==> flow/design.v <==
module Mips_Processor (
    input             clk,
    input             rst,
    output     [15:0] mem_addr,
    output            mem_wr,
    output     [15:0] mem_wdata,
    input      [15:0] mem_rdata,
    output reg        wb_we,
    output reg [3:0]  wb_rd,
    output reg [15:0] wb_data
);
    localparam OP_ADD  = 4'd0,  OP_ADDM = 4'd1,  OP_SUB = 4'd2,  OP_ADDI = 4'd3;
    localparam OP_MUL  = 4'd4,  OP_AND  = 4'd5,  OP_SHL = 4'd6,  OP_LW   = 4'd7;
    localparam OP_LWI  = 4'd8,  OP_SW   = 4'd9,  OP_SWI = 4'd10, OP_CLR  = 4'd11;
    localparam OP_LI   = 4'd12, OP_CMP  = 4'd13, OP_BNE = 4'd14, OP_J    = 4'd15;
    reg  [15:0] pc;
    reg         ifid_valid;
    reg  [15:0] ifid_instr, ifid_pcp2;
    reg         idex_valid;
    reg  [3:0]  idex_op, idex_r1, idex_r2;
    reg  [15:0] idex_v1, idex_v2, idex_imm;
    reg         exmem_valid;
    reg  [3:0]  exmem_op, exmem_rd;
    reg  [15:0] exmem_res, exmem_s;
    reg         exmem_phase;
    reg  [15:0] sr, hi, lo;
    reg  [15:0] rf [0:15];
    function writes_reg(input [3:0] op);
        writes_reg = (op == OP_ADD) || (op == OP_ADDM) || (op == OP_SUB) || (op == OP_ADDI) ||
                     (op == OP_AND) || (op == OP_SHL) || (op == OP_LW) || (op == OP_LWI) ||
                     (op == OP_CLR) || (op == OP_LI);
    endfunction
    function uses_ba(input [3:0] op);
        uses_ba = (op == OP_ADDM) || (op == OP_LW) || (op == OP_LWI) || (op == OP_SW) || (op == OP_SWI);
    endfunction
    function uses_mem(input [3:0] op);
        uses_mem = uses_ba(op);
    endfunction
    function is_load(input [3:0] op);
        is_load = (op == OP_ADDM) || (op == OP_LW) || (op == OP_LWI);
    endfunction
    function b_is_reg(input [3:0] op);
        b_is_reg = (op == OP_ADD) || (op == OP_SUB) || (op == OP_MUL) || (op == OP_AND) || (op == OP_CMP);
    endfunction
    function b_shifted(input [3:0] op);
        b_shifted = (op == OP_ADDM) || (op == OP_LW) || (op == OP_LI);
    endfunction
    function real_rd(input [3:0] r);
        real_rd = (r != 4'd0) && (r != 4'd9) && (r != 4'd12) && (r != 4'd13);
    endfunction
    wire mem_port   = exmem_valid && uses_mem(exmem_op);
    wire two_phase  = (exmem_op == OP_LWI) || (exmem_op == OP_SWI);
    wire stall_mem  = exmem_valid && two_phase && !exmem_phase;
    wire [15:0] data_addr = exmem_res;
    assign mem_addr  = mem_port ? data_addr : pc;
    assign mem_wr    = exmem_valid && ((exmem_op == OP_SW) || (exmem_op == OP_SWI && exmem_phase));
    assign mem_wdata = exmem_s;
    reg [15:0] mem_result;
    always @* begin
        case (exmem_op)
            OP_ADDM:       mem_result = exmem_s + mem_rdata;
            OP_LW, OP_LWI: mem_result = mem_rdata;
            default:       mem_result = exmem_res;
        endcase
    end
    wire mem_we       = exmem_valid && writes_reg(exmem_op) && !stall_mem;
    wire mem_fwd_ok   = exmem_valid && writes_reg(exmem_op) && !is_load(exmem_op) && real_rd(exmem_rd);
    wire wb_real      = wb_we && real_rd(wb_rd);
    function [15:0] fwd(input [3:0] r, input [15:0] v);
        if (mem_fwd_ok && exmem_rd == r)
            fwd = exmem_res;
        else if (wb_real && wb_rd == r)
            fwd = wb_data;
        else
            fwd = v;
    endfunction
    wire [15:0] f1 = fwd(idex_r1, idex_v1);
    wire [15:0] f2 = fwd(idex_r2, idex_v2);
    wire [15:0] ex_a = uses_ba(idex_op) ? f2 : f1;
    wire [15:0] ex_b = b_is_reg(idex_op) ? f2 : idex_imm;
    wire [16:0] ex_diff = {1'b0, ex_a} + {1'b0, ~ex_b} + 17'd1;
    wire        ex_eq   = (ex_a == ex_b);
    wire [31:0] ex_prod = ex_a * ex_b;
    wire [15:0] ex_shl  = (ex_b[15:4] != 12'd0) ? 16'd0 : (ex_a << ex_b[3:0]);
    reg [15:0] ex_res;
    always @* begin
        case (idex_op)
            OP_SUB:  ex_res = ex_diff[15:0];
            OP_AND:  ex_res = ex_a & ex_b;
            OP_SHL:  ex_res = ex_shl;
            OP_CLR:  ex_res = 16'd0;
            OP_LI:   ex_res = ex_b;
            default: ex_res = ex_a + ex_b;
        endcase
    end
    wire [15:0] ex_sr = {ex_eq, ex_diff[15], ex_diff[16],
                         (ex_a[15] != ex_b[15]) && (ex_diff[15] != ex_a[15]), 12'd0};
    wire [3:0]  id_op = ifid_instr[15:12];
    wire [3:0]  id_r1 = ifid_instr[11:8];
    wire [3:0]  id_r2 = uses_ba(id_op) ? 4'd10 : ifid_instr[7:4];
    wire [15:0] id_sx = {{8{ifid_instr[7]}}, ifid_instr[7:0]};
    wire [15:0] id_imm = b_shifted(id_op) ? {id_sx[14:0], 1'b0} : id_sx;
    function [15:0] rd_reg(input [3:0] r);
        if (r == 4'd0)
            rd_reg = 16'd0;
        else if (r == 4'd9)
            rd_reg = sr;
        else if (r == 4'd12)
            rd_reg = hi;
        else if (r == 4'd13)
            rd_reg = lo;
        else if (wb_real && wb_rd == r)
            rd_reg = wb_data;
        else
            rd_reg = rf[r];
    endfunction
    wire id_reads1 = ifid_valid && (id_op != OP_LI) && (id_op != OP_CLR) && (id_op != OP_BNE) &&
                     (id_op != OP_J) && (!uses_ba(id_op) || id_op == OP_ADDM || id_op == OP_SW || id_op == OP_SWI);
    wire id_reads2 = ifid_valid && (b_is_reg(id_op) || uses_ba(id_op));
    wire ex_load   = idex_valid && writes_reg(idex_op) && is_load(idex_op);
    wire load_use  = ex_load && ((id_reads1 && id_r1 == idex_r1) || (id_reads2 && id_r2 == idex_r1));
    function spec_hit(input [3:0] r);
        spec_hit = idex_valid && (((idex_op == OP_CMP) && r == 4'd9) ||
                                  ((idex_op == OP_MUL) && (r == 4'd12 || r == 4'd13)));
    endfunction
    wire spec_use  = (id_reads1 && spec_hit(id_r1)) || (id_reads2 && spec_hit(id_r2));
    wire stall_id  = load_use || spec_use;
    wire id_go     = ifid_valid && !stall_mem && !stall_id;
    wire ex_cmp    = idex_valid && (idex_op == OP_CMP);
    wire br_taken  = ifid_valid && (id_op == OP_BNE) && (ex_cmp ? !ex_eq : !sr[15]);
    wire redirect  = id_go && (br_taken || id_op == OP_J);
    wire [15:0] br_target = ifid_pcp2 + {id_sx[14:0], 1'b0};
    wire [15:0] j_target  = {ifid_pcp2[15:13], ifid_instr[11:0], 1'b0};
    wire fetch    = !mem_port;                  
    wire if_hold  = stall_mem || (ifid_valid && stall_id);
    wire [15:0] pcp2 = pc + 16'd2;
    integer i;
    always @(posedge clk) begin
        if (rst) begin
            pc <= 16'd0;
            ifid_valid <= 1'b0;
            idex_valid <= 1'b0;
            exmem_valid <= 1'b0;
            exmem_phase <= 1'b0;
            wb_we <= 1'b0;
            sr <= 16'd0;
            hi <= 16'd0;
            lo <= 16'd0;
            for (i = 0; i < 16; i = i + 1)
                rf[i] <= 16'd0;
        end else begin
            if (wb_real)
                rf[wb_rd] <= wb_data;
            wb_we   <= mem_we;
            wb_rd   <= exmem_rd;
            wb_data <= mem_result;
            if (stall_mem) begin
                exmem_phase <= 1'b1;
                exmem_res   <= mem_rdata;
                idex_v1     <= f1;
                idex_v2     <= f2;
            end else begin
                exmem_valid <= idex_valid && (idex_op != OP_BNE) && (idex_op != OP_J);
                exmem_op    <= idex_op;
                exmem_rd    <= idex_r1;
                exmem_res   <= ex_res;
                exmem_s     <= f1;
                exmem_phase <= 1'b0;
                if (idex_valid && idex_op == OP_CMP)
                    sr <= ex_sr;
                if (idex_valid && idex_op == OP_MUL) begin
                    hi <= ex_prod[31:16];
                    lo <= ex_prod[15:0];
                end
                idex_valid <= id_go;
                idex_op    <= id_op;
                idex_r1    <= id_r1;
                idex_r2    <= id_r2;
                idex_v1    <= rd_reg(id_r1);
                idex_v2    <= rd_reg(id_r2);
                idex_imm   <= id_imm;
            end
            if (redirect) begin
                pc <= (id_op == OP_J) ? j_target : br_target;
                ifid_valid <= 1'b0;
            end else if (!if_hold) begin
                if (fetch) begin
                    pc <= pcp2;
                    ifid_valid <= 1'b1;
                    ifid_instr <= mem_rdata;
                    ifid_pcp2  <= pcp2;
                end else begin
                    ifid_valid <= 1'b0;
                end
            end
        end
    end
endmodule
Reports on Mips_Processor. What the tools print for Mips_Processor, step after step. Line numbers count from 1 in the design file above. Operators: Yosys type, input widths -> output width; for muxes data width and select width s. Library cell names are shortened. The mark -- stands for no value.

Top: Mips_Processor. Clock: clk. Standard-cell library: sky130hd. Timing corner: tt_025C_1v80.

Elaborated design. Counts by Yosys on the flattened word-level netlist (proc, flatten, opt, wreduce; memories kept). Print and check cells are left out. Cells with the same type and inputs are merged into one. Memory sizes are those after Yosys's memory passes, which may raise the word count (mostly to a power of two), join words into wider ones and drop unused or constant bits.

Word-level cells: 275. The entry for bits of input ports reads 18. RAM bits: 256. Memory cells: 1. The entry for register bits after elaboration reads 202. For output and inout bits the number is 54.

The entry for add/sub/neg operators reads 6. Bitwise operators: 7. Under muxes and demuxes stands 40. Under shift-type cells stands 1. The entry for equal/unequal tests reads 67. The entry for reduce/logical cells reads 128. For multiply operators the number is 1.

Memory list: rf (words 16, width 16, RTL line 27) `reg  [15:0] rf [0:15];`.

Operator list (number): $mul 16x16->32 (1); $mux 16 (27); $eq 4x4->1 const B (24); $pmux 16 s5 (1); $logic_or 1x1->1 (54); $logic_and 1x1->1 (52); $add 16x16->16 (3); $ne 4x4->1 const B (12); $eq 4x3->1 const B (10); $eq 4x4->1 (8); $pmux 16 s2 (1); $eq 4x2->1 const B (5); $logic_not 4->1 (5); $add 16x16->17 (1); $add 17x1->17 const B (1); $eq 16x16->1 (1); $and 16x16->16 (1); $add 16x2->16 const B (1); $shl 16x4->16 (1); $not 16->16 (1); $mux 4 (4); $reduce_bool 12->1 (1); $eq 4x1->1 const B (3); $reduce_and 2->1 (4); $reduce_bool 4->1 (2); $mux 8 (1); $logic_not 1->1 (7); $mux 1 (6).

Not listed: further kinds 6, cells in them 12.

Depth. Longest topological path by Yosys (ltp), each cell counted once; first at word level (registers and memories cut), then after technology mapping (sequential cells cut; the memories' decode and read muxes count).

The figure for word-level depth is 25. ABC_AREA: 0. The figure for depth in mapped cells is 37. For mapped depth without buffers the number is 31.

Mapped cells and area. Source: synth_stat.txt of the flow (Yosys; design flattened, memories mapped). It holds for the ABC_AREA given above (unset counts as 0); a run with the other value may have another netlist.

Cell types: edfxtp_1 (number 401, area in all 1.2E+04 µm²); fa_1 (number 198, area in all 3.96E+03 µm²); ha_1 (number 167, area in all 2.09E+03 µm²); mux4_2 (number 80, area in all 1.8E+03 µm²); nand2_1 (number 404, area in all 1.52E+03 µm²); and2_1 (number 202, area in all 1.26E+03 µm²); dfxtp_1 (number 61, area in all 1.22E+03 µm²); nor2_1 (number 284, area in all 1.07E+03 µm²); inv_1 (number 280, area in all 1.05E+03 µm²); a21oi_1 (number 170, area in all 850.816 µm²); mux2i_1 (number 82, area in all 820.787 µm²); xnor2_1 (number 85, area in all 744.464 µm²); clkbuf_1 (number 195, area in all 731.952 µm²); a211oi_1 (number 87, area in all 653.126 µm²); o21ai_0 (number 124, area in all 620.595 µm²); nand3_1 (number 92, area in all 460.442 µm²); mux2_2 (number 38, area in all 427.91 µm²); nor2b_1 (number 53, area in all 331.568 µm²).

Not listed: further types 70, cells in them 661.

The figure for flip-flops is 462. Sequential area: 0.0132627 mm². For mapped cells the number is 3664. For buffers the number is 241. Chip area (Yosys): 0.0364562 mm².

Worst setup path after synthesis. Source: OpenSTA report_checks on the synthesized netlist (no wires, ideal clock, input and output delay 20% of the period each), path of least setup slack; recovery checks are left aside. Register names are those of the netlist, which keeps one name where synthesis merged equal registers.

Kind: register -> register. From: register exmem_op[1]. To: register hi[15]. The entry for arrival reads 8.620 ns. The entry for path delay reads 8.763 ns. Required time: 10.857 ns. Path buffers: 5. The entry for stages on the path reads 33. The figure for path slack is 2.237 ns. The entry for library setup time reads 0.143 ns. Under time at the first pin stands 0.000 ns. The figure for clock period is 11.0 ns. Under synthesis period reached stands 8.763 ns.

"path delay" is the arrival time less input delay plus setup time. "stages on the path": output pins that drive a net of the path, with the launching flip-flop's if there is one; two outputs of one cell count as two. "synthesis period reached" is the clock period less the worst setup slack; recovery checks do not enter. This is arithmetic on one report: input and output delays are still those of the set period (20% each). Between the ends stands the longest chain of elaborated cells between them, by number of cells; it is not shown to be the way that was timed. Of several equally long chains one is given. Each line given opens the expression or statement behind the cell; cells for indexed reads and writes are added by Yosys, which also makes memories of some case tables.

Cells stage by stage: edfxtp_1 and4b_4 nor3_4 or4b_1 buf_2 buf_2 buf_2 buf_2 or2_2 a31oi_1 clkbuf_1 nor2_1 fa_1 inv_1 fa_1 fa_1 inv_1 fa_1 fa_1 inv_1 fa_1 inv_1 ha_1 a21o_1 a21o_1 a221oi_1 a31oi_1 a31o_2 a31oi_1 o211ai_1 a32oi_1 a221o_1 a41oi_1. Cells in the longest elaborated chain: 17. For elaborated cells between the ends (all ways) the number is 38. Classes of those cells: mul: 1; eq/ne: 10; mux: 4; logic: 1; reduce/logical: 22.

RTL lines, path after synthesis: start: declaration (RTL line 23) `reg  [3:0]  exmem_op, exmem_rd;`; start: assignment (RTL line 164) `exmem_op    <= idex_op;`; $logic_not 4->1 (RTL line 29) `writes_reg = (op == OP_ADD) || (op == OP_ADDM) || (op == OP_SUB) || (op == OP_ADDI) ||`; $logic_or 1x1->1 x9 (RTL line 29); $logic_and 1x1->1 x3 (RTL line 67) `wire mem_fwd_ok   = exmem_valid && writes_reg(exmem_op) && !is_load(exmem_op) && real_rd(exmem_rd);`; $logic_and 1x1->1 (RTL line 70) `if (mem_fwd_ok && exmem_rd == r)`; $mux 16 (RTL line 70); $mux 16 (RTL line 79) `wire [15:0] ex_a = uses_ba(idex_op) ? f2 : f1;`; $mul 16x16->32 (RTL line 83) `wire [31:0] ex_prod = ex_a * ex_b;`; end: assignment (RTL line 147) `hi <= 16'd0;`; end: assignment (RTL line 172) `hi <= ex_prod[31:16];`; end: declaration (RTL line 26) `reg  [15:0] sr, hi, lo;`.

Timing after layout. Path of least setup slack in the final report of entry A (OpenROAD, finished layout, wires in). Where an end is a register, its clock arrival counts in the times.

Kind: register -> register. From: register exmem_op[3]. To: register hi[15]. Under time at the first pin stands 0.63 ns. The figure for clock period is 14.5 ns. The entry for library setup time reads 0.08 ns. The entry for stages on the path reads 36. The entry for arrival reads 11.77 ns. Required time: 15.07 ns. Path buffers: 6. The figure for path slack is 3.31 ns.

Between the ends stands the longest chain of elaborated cells between them, by number of cells; it is not shown to be the way that was timed. Of several equally long chains one is given.

Cells stage by stage: edfxtp_1 or4b_1 o211ai_1 or4b_1 buf_2 buf_2 buf_2 buf_2 buf_2 nor2_1 a31oi_1 nand2_1 nand2_1 clkbuf_1 ha_1 inv_1 fa_1 inv_1 fa_1 fa_1 fa_1 fa_1 inv_1 fa_1 inv_1 ha_1 nand2_1 nor2_1 a221oi_1 a31oi_1 a31o_2 a31oi_1 o211ai_1 a32oi_1 nand2b_1 a41oi_1. Cells in the longest elaborated chain: 17. For elaborated cells between the ends (all ways) the number is 38. Classes of those cells: mul: 1; eq/ne: 10; mux: 4; logic: 1; reduce/logical: 22.

RTL lines, path after layout: start: declaration (RTL line 23) `reg  [3:0]  exmem_op, exmem_rd;`; start: assignment (RTL line 164) `exmem_op    <= idex_op;`; $logic_not 4->1 (RTL line 29) `writes_reg = (op == OP_ADD) || (op == OP_ADDM) || (op == OP_SUB) || (op == OP_ADDI) ||`; $logic_or 1x1->1 x9 (RTL line 29); $logic_and 1x1->1 x3 (RTL line 67) `wire mem_fwd_ok   = exmem_valid && writes_reg(exmem_op) && !is_load(exmem_op) && real_rd(exmem_rd);`; $logic_and 1x1->1 (RTL line 70) `if (mem_fwd_ok && exmem_rd == r)`; $mux 16 (RTL line 70); $mux 16 (RTL line 79) `wire [15:0] ex_a = uses_ba(idex_op) ? f2 : f1;`; $mul 16x16->32 (RTL line 83) `wire [31:0] ex_prod = ex_a * ex_b;`; end: assignment (RTL line 147) `hi <= 16'd0;`; end: assignment (RTL line 172) `hi <= ex_prod[31:16];`; end: declaration (RTL line 26) `reg  [15:0] sr, hi, lo;`.

Appendix: measured runs

Design Mips_Processor on sky130hd. What follows are 4 stored runs of the flow, each under its own settings; their order means nothing. The constraints put input and output delay at 20% of the set period each and load the outputs with 0.01 pF. By "achieved clock period" is meant the clock period of the run minus its worst setup slack. This is arithmetic on one report: input and output delays are still those of the set period (20% each). "worst setup path time" = time allowed to the worst setup path (clock period - input delay - output delay, where it has them) - its slack; a late launch clock adds to it, a late capture clock takes from it. By "overall power" is meant OpenSTA's value without simulated activity: inputs other than the clock are taken to toggle once in ten clock periods, and the tool carries that through the logic.

Entry A has these settings: CAP_MARGIN 5; CELL_PAD_IN_SITES_DETAIL_PLACEMENT 0; CORE_UTILIZATION 23; CTS_CLUSTER_DIAMETER 337; GPL_ROUTABILITY_DRIVEN 0; GPL_TIMING_DRIVEN 0; HOLD_SLACK_MARGIN 0.24; MIN_ROUTING_LAYER met1; PLACE_DENSITY_LB_ADDON 0.16; SETUP_SLACK_MARGIN 0.76; SLEW_MARGIN 35; period_ns 14.5; CORE_MARGIN 2. For the smallest hold slack the run shows 0.448 ns. The summed negative setup slack reads 0.000 ns. For the area of the synthesized netlist the run shows 0.0364562 mm². The lowest setup slack comes to 3.308 ns. The measured die footprint is 0.161705 mm². The measured post-route utilization is 26.9%. The measured achieved clock period is 11.192 ns. The overall power comes to 11.390 mW. The measured worst setup path time is 11.19 ns. Critical path kind: register -> register. The std-cell area (final layout) comes to 0.0424695 mm².

Entry B has these settings: CAP_MARGIN 15; CELL_PAD_IN_SITES_GLOBAL_PLACEMENT 3; CORE_ASPECT_RATIO 1.93; CORE_MARGIN 9; GPL_ROUTABILITY_DRIVEN 0; GPL_TIMING_DRIVEN 0; MAX_ROUTING_LAYER met4; PLACE_DENSITY 0.44; period_ns 11.0; CORE_UTILIZATION 40; SLEW_MARGIN 20. For the smallest hold slack the run shows 0.430 ns. The summed negative setup slack reads 0.000 ns. For the area of the synthesized netlist the run shows 0.0364562 mm². The lowest setup slack comes to 0.393 ns. The measured die footprint is 0.102926 mm². The measured post-route utilization is 45.5%. The measured achieved clock period is 10.607 ns. The overall power comes to 14.791 mW. The measured worst setup path time is 10.61 ns. Critical path kind: register -> register. The std-cell area (final layout) comes to 0.0410093 mm².

Entry C has these settings: CAP_MARGIN 5; CELL_PAD_IN_SITES_DETAIL_PLACEMENT 1; CORE_UTILIZATION 23; CTS_CLUSTER_DIAMETER 130; GPL_TIMING_DRIVEN 0; HOLD_SLACK_MARGIN 0.24; MIN_ROUTING_LAYER met2; PLACE_DENSITY_LB_ADDON 0.22; SETUP_SLACK_MARGIN 0.76; SLEW_MARGIN 35; period_ns 11.0; CORE_MARGIN 2. For the smallest hold slack the run shows 0.448 ns. The summed negative setup slack reads 0.000 ns. For the area of the synthesized netlist the run shows 0.0364562 mm². The lowest setup slack comes to 0.998 ns. The measured die footprint is 0.161705 mm². The measured post-route utilization is 27.6%. The measured achieved clock period is 10.002 ns. The overall power comes to 16.005 mW. The measured worst setup path time is 10.00 ns. Critical path kind: register -> register. The std-cell area (final layout) comes to 0.0435868 mm².

Entry D has these settings: CORE_UTILIZATION 40; PLACE_DENSITY 0.6; period_ns 10.4; CAP_MARGIN 20; CORE_MARGIN 2; SLEW_MARGIN 20. For the smallest hold slack the run shows 0.487 ns. The summed negative setup slack reads 0.000 ns. For the area of the synthesized netlist the run shows 0.0364562 mm². The lowest setup slack comes to 0.421 ns. The measured die footprint is 0.0935718 mm². The measured post-route utilization is 45.1%. The measured achieved clock period is 9.979 ns. The overall power comes to 14.893 mW. The measured worst setup path time is 9.98 ns. Critical path kind: register -> register. The std-cell area (final layout) comes to 0.0406565 mm².
